==> flow/design.v <==
module adder_floating_point(
							input logic signed [31:0]  operand_normalized_ieee_a , operand_normalized_ieee_b , 
							output logic signed [31:0]  final_sum , 
							output logic zero ,
							output logic overflow ,
							output logic underflow ,
							input logic op 
							);
logic carrynan;
logic signed [24:0]  fraction_a , fraction_b ; 
logic signed [24:0] sum ; 
logic [7:0] exponent_a , exponent_b , positive_difference , biggest_exponent;
logic signB;
always_comb
	begin
	sum = 0;
	carrynan = 0;
	overflow = 0;
	underflow = 0;
	signB=op^operand_normalized_ieee_b[31];
		fraction_a [22:0] = operand_normalized_ieee_a [22:0] ;
		fraction_a[23] = 1 ;
		fraction_a[24] = 0 ;
		exponent_a = operand_normalized_ieee_a [30:23] ;
		fraction_b [22:0] = operand_normalized_ieee_b [22:0] ;
		fraction_b[23] = 1 ;
		fraction_b[24] = 0 ;
		exponent_b = operand_normalized_ieee_b [30:23] ;
	if(exponent_a >= exponent_b)
		begin	
			positive_difference = exponent_a - exponent_b;
			fraction_b >>>= positive_difference ;
			biggest_exponent = exponent_a ; 
		end
	else 
		begin
			positive_difference = exponent_b - exponent_a;
			fraction_a>>>= positive_difference ;
			biggest_exponent = exponent_b;
		end
		if (&exponent_a & ~&exponent_b)
			final_sum = operand_normalized_ieee_a ;
		else if (&exponent_b & ~&exponent_a)
			begin	
			final_sum[30:0] = operand_normalized_ieee_b[30:0] ;
			final_sum[31] = signB ;
			end
		else if (&exponent_a & &exponent_b )
			begin
					if (operand_normalized_ieee_a[31] != signB)
							final_sum = 32'b01111111100000000000000000000001 ;
						else 
							begin
								{carrynan,final_sum[22:0]} = fraction_a + fraction_b ;
								final_sum[31] = operand_normalized_ieee_a[31];
								final_sum [30:23] = biggest_exponent ;
								if(carrynan)
									final_sum = 32'b01111111100000000000000000000001 ;
							end
			end
		else if ((operand_normalized_ieee_a==0)&(operand_normalized_ieee_b==0))
						final_sum = 32'b0;
		else if ((~&exponent_a & ~&exponent_b) & (operand_normalized_ieee_a[22:0] == operand_normalized_ieee_b[22:0]) & (operand_normalized_ieee_a[31] != signB) & (exponent_a == exponent_b) )
						final_sum = 32'b0;
			else
				begin
if(operand_normalized_ieee_a[31]==signB)
begin
		sum = fraction_a + fraction_b;	
		final_sum[31]=operand_normalized_ieee_a[31];
		if (sum[24] == 1 )
		begin
			biggest_exponent= biggest_exponent + 1 ;
			sum=sum>>1;
end					
end
else
if (exponent_a > exponent_b)
begin
			sum = fraction_a - fraction_b;	
      final_sum[31]=operand_normalized_ieee_a[31];
end
else if (exponent_a < exponent_b)
  begin
		sum = fraction_b - fraction_a;	
final_sum[31]=signB;
end
else if (fraction_a>=fraction_b)
  begin
		sum=fraction_a - fraction_b;
    final_sum[31]=operand_normalized_ieee_a[31];
end
else
  begin
		sum=fraction_b - fraction_a;
	final_sum[31]=signB;
	end
        if (sum[23]==0)
        for(int i =0 ; i<=23;i=i+1)	
        begin
          if(sum[23]==0)
          begin
            if (biggest_exponent>=1) 
            begin	
            biggest_exponent=biggest_exponent-1;
            sum=sum<<1;
            end
          end
        end
 if (sum[24] == 1 )
		begin
			biggest_exponent= biggest_exponent + 1 ;
			sum=sum>>1;
			end     
final_sum[30:23]=biggest_exponent;
final_sum[22:0]=sum[22:0];
		end
if (biggest_exponent == 0)
			begin
			underflow = 1 ; 
			end
else if (biggest_exponent > 8'd254)
			begin
			overflow = 1 ;
			end
zero = (~|final_sum);
end
endmodule
module fp_adder_top (
    input  logic        clk,
    input  logic        rst,
    input  logic        start,
    input  logic [31:0] operand_normalized_ieee_a,
    input  logic [31:0] operand_normalized_ieee_b,
    input  logic        op,
    output logic [31:0] final_sum,
    output logic        finish,
    output logic        zero,
    output logic        overflow,
    output logic        underflow
);
  logic [31:0] a_q, b_q;
  logic        op_q, valid_q;
  logic [31:0] sum_d;
  logic        zero_d, overflow_d, underflow_d;
  always_ff @(posedge clk) begin
    a_q  <= operand_normalized_ieee_a;
    b_q  <= operand_normalized_ieee_b;
    op_q <= op;
    if (rst) valid_q <= 1'b0;
    else     valid_q <= start;
  end
  adder_floating_point u_add (
      .operand_normalized_ieee_a(a_q),
      .operand_normalized_ieee_b(b_q),
      .final_sum(sum_d),
      .zero(zero_d),
      .overflow(overflow_d),
      .underflow(underflow_d),
      .op(op_q)
  );
  always_ff @(posedge clk) begin
    final_sum <= sum_d;
    zero      <= zero_d;
    overflow  <= overflow_d;
    underflow <= underflow_d;
    if (rst) finish <= 1'b0;
    else     finish <= valid_q;
  end
endmodule
* Tool chain data of fp_adder_top
What the tools print for fp_adder_top, step after step. Lines are those of the file above, counted from 1. Operators: Yosys type, input widths -> output width; for muxes data width and select width s. Library cell names are shortened. The mark -- stands for no value.
Design: top fp_adder_top, clock clk, library sky130hd, library corner tt_025C_1v80

* Word-level counts
Counts by Yosys on the flattened word-level netlist (proc, flatten, opt, wreduce; memories kept). Register bits leave out memories and registers merged into their read ports (data or address); mux counts leave out enables and synchronous resets folded into registers. Print and check cells are left out. Cells with the same type and inputs are merged into one.
Bit counts: flip-flop bits (word level) 102, input port bits 68, output and inout bits 36, word-level cells 518
Operators by class: add/sub/neg operators 31, order comparisons 29, equal/unequal tests 4, shifts and indexed selects 2, muxes and demuxes 425, bitwise logic cells 9, reduce/logical cells 9
Operator list (count):
- $mux 25 | 202
- $mux 8 | 206
- $sub 8x1->8 const B | 24
- $ge 8x1->1 const B | 24
- $mux 32 | 5
- $logic_not 32->1 | 2
- $sub 25x25->25 | 2
- $sshr 25x8->25 | 2
- $mux 23 | 2
- $reduce_or 32->1 | 1
- $mux 31 | 1
- $add 25x25->25 | 1
- $ge 25x25->1 | 1
- $mux 24 | 1
- $eq 23x23->1 | 1
- $add 8x1->8 const B | 2
- $sub 8x8->8 | 2
- $reduce_and 8->1 | 2
- $and 1x1->1 | 8
- $ge 8x8->1 | 1
- $gt 8x8->1 | 1
- $lt 8x8->1 | 1
- $gt 8x8->1 const B | 1
- $eq 8x8->1 | 1
- $logic_not 8->1 | 1
- $mux 1 | 8
- $logic_not 1->1 | 3
- $eq 1x1->1 | 1
Not listed: further kinds 2, cells in them 2.

* Longest topological paths
Depth = most cells in a row (Yosys ltp): at word level without a register or memory, in the mapped netlist without a sequential cell, where the memories' decode and read muxes count.
Logic depth: depth after elaboration 235, ABC_AREA 0, depth in mapped cells 210, depth with buffers taken out 194

* After synthesis
Source: synth_stat.txt of the flow (Yosys; design flattened, memories mapped). It holds for the ABC_AREA given above (unset counts as 0); a run with the other value may have another netlist. Totals and module areas in this step are rounded.
Synthesis totals: cells in the netlist 4446, cell area after synthesis 30760 µm², sequential area 2042 µm², flip-flops 102, buffers 231
Cell types:
- mux2i_1 | count 295, area in all 2.95E+03 µm²
- dfxtp_1 | count 102, area in all 2.04E+03 µm²
- a21oi_1 | count 390, area in all 1.95E+03 µm²
- nand2_1 | count 518, area in all 1.94E+03 µm²
- nor2_1 | count 498, area in all 1.87E+03 µm²
- ha_1 | count 135, area in all 1689.12 µm²
- o21ai_0 | count 278, area in all 1.39E+03 µm²
- xnor2_1 | count 104, area in all 910.874 µm²
- mux2_2 | count 75, area in all 844.56 µm²
- inv_1 | count 172, area in all 645.619 µm²
- nor3_1 | count 122, area in all 610.586 µm²
- nand3_1 | count 97, area in all 485.466 µm²
- clkbuf_1 | count 112, area in all 420.403 µm²
- a211oi_1 | count 54, area in all 405.389 µm²
- o211ai_1 | count 46, area in all 345.331 µm²
- a31oi_1 | count 55, area in all 344.08 µm²
- nand4_1 | count 51, area in all 319.056 µm²
- a21o_1 | count 42, area in all 315.302 µm²
Not listed: further types 162, cells in them 1300. By module: a second synthesis without flattening, with its own total; a netlist apart from the flattened one above.
Unflattened totals: cells (unflattened synthesis) 4389, area (unflattened synthesis) 29690 µm²
Each row is one instance without its submodules.
By module:
- adder_floating_point | instances 1, cells 4285, area 27640 µm², sequential area 0.0 µm²
- fp_adder_top | instances 1, cells 104, area 2054 µm², sequential area 2042 µm²

* Path before layout
Path of least setup slack by OpenSTA after synthesis, without wires, with an ideal clock, recovery checks aside; 20% of the period is set as input and as output delay. Where synthesis merged equal registers, the netlist keeps one of their names.
Timing path post-synthesis: path kind register to register, from reg a_q[26], to reg zero, period 40.0 ns, setup time 0.088 ns, launch time at the first pin 0.000 ns, arrival time 43.340 ns, required time 39.912 ns, path slack -3.427 ns, path delay 43.428 ns, stages on the path 200, path buffers 21, period reached after synthesis 43.427 ns
"path delay" is the arrival time less input delay plus setup time. "stages on the path": output pins that drive a net of the path, with the launching flip-flop's if there is one; two outputs of one cell count as two. "period reached after synthesis" is the clock period less the worst setup slack; recovery checks do not enter. This is arithmetic on one report: input and output delays are still those of the set period (20% each). The rows between start and end are the longest chain of elaborated cells between them; the timing report does not say that the signal goes this way. Where chains are equally long, one stands for them. Each line given opens the expression or statement behind the cell; cells for indexed reads and writes are added by Yosys, which also makes memories of some case tables.
Between the ends, post-synthesis: cells stage by stage dfxtp_1 clkbuf_1 inv_1 ha_1 a21oi_2 a31oi_2 nor2_2 clkbuf_1 buf_1 clkbuf_1 mux2i_1 o211ai_1 o21ai_0 nor2_1 a21oi_1 a211oi_1 o21bai_1 o21ai_0 (+164 left out) o2111ai_1 o41ai_4 xnor2_1 inv_1 ha_1 nor3_1 o211ai_2 and4bb_1 nor2_2 xnor2_1 a21oi_1 ha_1 nand2_1 xnor2_1 a2111oi_0 nor4bb_1 nand4b_1 nor4_2, length of the longest elaborated chain 235, elaborated cells between the ends (all ways) 493, classes of those cells add/sub (31); compare (28); eq/ne (1); shift (2); mux (418); logic (8); reduce/logical (5)
Ends and longest elaborated chain, post-synthesis:
- start: declaration | RTL line 142 | logic [31:0] a_q, b_q;
- start: assignment | RTL line 147 | a_q  <= operand_normalized_ieee_a;
- $sub 8x8->8 | RTL line 37 | positive_difference = exponent_b - exponent_a;
- $sshr 25x8->25 | RTL line 38 | fraction_a>>>= positive_difference ;
- $mux 25 | RTL line 29 | if(exponent_a >= exponent_b)
- $add 25x25->25 | RTL line 69 | sum = fraction_a + fraction_b;
- $mux 8 | RTL line 71 | if (sum[24] == 1 )
- $mux 8 | RTL line 67 | if(operand_normalized_ieee_a[31]==signB)
- $mux 8 | RTL line 63 | else if ((~&exponent_a & ~&exponent_b) & (operand_normalized_ieee_a[22:0] == operand_normalized_ieee_b[22:0]) ...
- (+221 left out)
- $mux 8 | RTL line 63
- $mux 32 | RTL line 61 | else if ((operand_normalized_ieee_a==0)&(operand_normalized_ieee_b==0))
- $mux 32 | RTL line 48 | else if (&exponent_a & &exponent_b )
- $mux 31 | RTL line 43 | else if (&exponent_b & ~&exponent_a)
- $mux 32 | RTL line 41 | if (&exponent_a & ~&exponent_b)
- $reduce_or 32->1 | RTL line 126 | zero = (~|final_sum);
- $logic_not 1->1 | RTL line 126
- end: assignment | RTL line 164 | zero      <= zero_d;
- end: declaration | RTL line 138 | output logic        zero,

* Worst path after layout
From the final timing report of record 1: the path of least setup slack in the routed layout; clock arrival at registers is part of the times.
Timing path after layout: path kind register to register, from reg a_q[23], to reg zero, period 61.6 ns, setup time 0.11 ns, launch time at the first pin 0.40 ns, arrival time 55.95 ns, required time 61.89 ns, path slack 5.94 ns, stages on the path 196, path buffers 17
The rows between start and end are the longest chain of elaborated cells between them; the timing report does not say that the signal goes this way. Where chains are equally long, one stands for them.
Between the ends, after layout: cells stage by stage dfxtp_1 inv_1 ha_1 buf_4 nand4_1 a31o_2 nand2_4 nor3_1 a311oi_1 a21o_1 nor2_1 a21oi_1 a211oi_1 a21oi_1 nor2_1 nand2_1 nand2_1 ha_1 (+160 left out) ha_1 o2111ai_1 o41ai_4 buf_4 xnor2_1 inv_1 ha_1 nor3_1 o211ai_2 nand4bb_1 buf_4 o21ai_1 nand2_1 o221a_2 nor3_1 nor3_1 o2111ai_1 nor4_2, length of the longest elaborated chain 235, elaborated cells between the ends (all ways) 493, classes of those cells add/sub (31); compare (28); eq/ne (1); shift (2); mux (418); logic (8); reduce/logical (5)
Ends and longest elaborated chain, after layout:
- start: declaration | RTL line 142 | logic [31:0] a_q, b_q;
- start: assignment | RTL line 147 | a_q  <= operand_normalized_ieee_a;
- $sub 8x8->8 | RTL line 37 | positive_difference = exponent_b - exponent_a;
- $sshr 25x8->25 | RTL line 38 | fraction_a>>>= positive_difference ;
- $mux 25 | RTL line 29 | if(exponent_a >= exponent_b)
- $add 25x25->25 | RTL line 69 | sum = fraction_a + fraction_b;
- $mux 8 | RTL line 71 | if (sum[24] == 1 )
- $mux 8 | RTL line 67 | if(operand_normalized_ieee_a[31]==signB)
- $mux 8 | RTL line 63 | else if ((~&exponent_a & ~&exponent_b) & (operand_normalized_ieee_a[22:0] == operand_normalized_ieee_b[22:0]) ...
- (+221 left out)
- $mux 8 | RTL line 63
- $mux 32 | RTL line 61 | else if ((operand_normalized_ieee_a==0)&(operand_normalized_ieee_b==0))
- $mux 32 | RTL line 48 | else if (&exponent_a & &exponent_b )
- $mux 31 | RTL line 43 | else if (&exponent_b & ~&exponent_a)
- $mux 32 | RTL line 41 | if (&exponent_a & ~&exponent_b)
- $reduce_or 32->1 | RTL line 126 | zero = (~|final_sum);
- $logic_not 1->1 | RTL line 126
- end: assignment | RTL line 164 | zero      <= zero_d;
- end: declaration | RTL line 138 | output logic        zero,

Design fp_adder_top on sky130hd. What follows are 4 stored runs of the flow, each under its own settings; their order means nothing. The constraints put input and output delay at 20% of the set period each and load the outputs with 0.01 pF.
By "achieved clock period" is meant the clock period of the run minus its worst setup slack. This is arithmetic on one report: input and output delays are still those of the set period (20% each).
"time on the worst setup path" means the part of the period allowed to the worst setup path (the constraints hold back 20% at inputs and 20% at outputs) less its slack; where the path has registers, the arrival times of their clocks count too.
The results are shown rounded.

* Record 1 | settings: ABC_AREA 0; CAP_MARGIN 25; CELL_PAD_IN_SITES_DETAIL_PLACEMENT 0; CELL_PAD_IN_SITES_GLOBAL_PLACEMENT 0; CORE_ASPECT_RATIO 1.99; CORE_MARGIN 5; CORE_UTILIZATION 46; CTS_CLUSTER_DIAMETER 332; CTS_CLUSTER_SIZE 12; GPL_ROUTABILITY_DRIVEN 0; MAX_ROUTING_LAYER met5; PLACE_DENSITY 0.42; SLEW_MARGIN 5; TNS_END_PERCENT 30; period_ns 61.6 | results: worst setup slack after layout 5.944 ns; utilization of the finished layout 0.495; final worst hold slack 0.462 ns; total negative slack 0.000 ns; time on the worst setup path 55.66 ns; critical path kind register to register; area of the die 72440 µm²; achieved clock period 55.656 ns; standard-cell area after layout 32780 µm²; chip area in the Yosys report 30760 µm²
* Record 2 | settings: CELL_PAD_IN_SITES_GLOBAL_PLACEMENT 1; CORE_ASPECT_RATIO 1.98; CORE_UTILIZATION 66; MIN_ROUTING_LAYER met1; PLACE_DENSITY_LB_ADDON 0.03; SETUP_SLACK_MARGIN 5.0; TNS_END_PERCENT 85; period_ns 62.2; CAP_MARGIN 20; CORE_MARGIN 2; SLEW_MARGIN 20 | incomplete, placement halted on FLW-0024
* Record 3 | settings: CELL_PAD_IN_SITES_GLOBAL_PLACEMENT 0; CORE_UTILIZATION 35; MAX_ROUTING_LAYER met4; MIN_ROUTING_LAYER met1; PLACE_DENSITY_LB_ADDON 0.02; SETUP_SLACK_MARGIN 5.0; SLEW_MARGIN 35; TNS_END_PERCENT 5; period_ns 60.2; CAP_MARGIN 20; CORE_MARGIN 2 | results: worst setup slack after layout 9.404 ns; utilization of the finished layout 0.383; final worst hold slack 0.453 ns; total negative slack 0.000 ns; time on the worst setup path 50.80 ns; critical path kind register to register; area of the die 90260 µm²; achieved clock period 50.796 ns; standard-cell area after layout 33300 µm²; chip area in the Yosys report 30760 µm²
* Record 4 | settings: ABC_AREA 1; CAP_MARGIN 25; CELL_PAD_IN_SITES_GLOBAL_PLACEMENT 0; CORE_UTILIZATION 32; CTS_CLUSTER_SIZE 12; PLACE_DENSITY 0.42; period_ns 60.9; CORE_MARGIN 2; SLEW_MARGIN 20 | results: worst setup slack after layout 17.59 ns; utilization of the finished layout 0.347; final worst hold slack 0.406 ns; total negative slack 0.000 ns; time on the worst setup path 43.31 ns; critical path kind register to register; area of the die 87040 µm²; achieved clock period 43.305 ns; standard-cell area after layout 29090 µm²; chip area in the Yosys report 27100 µm²
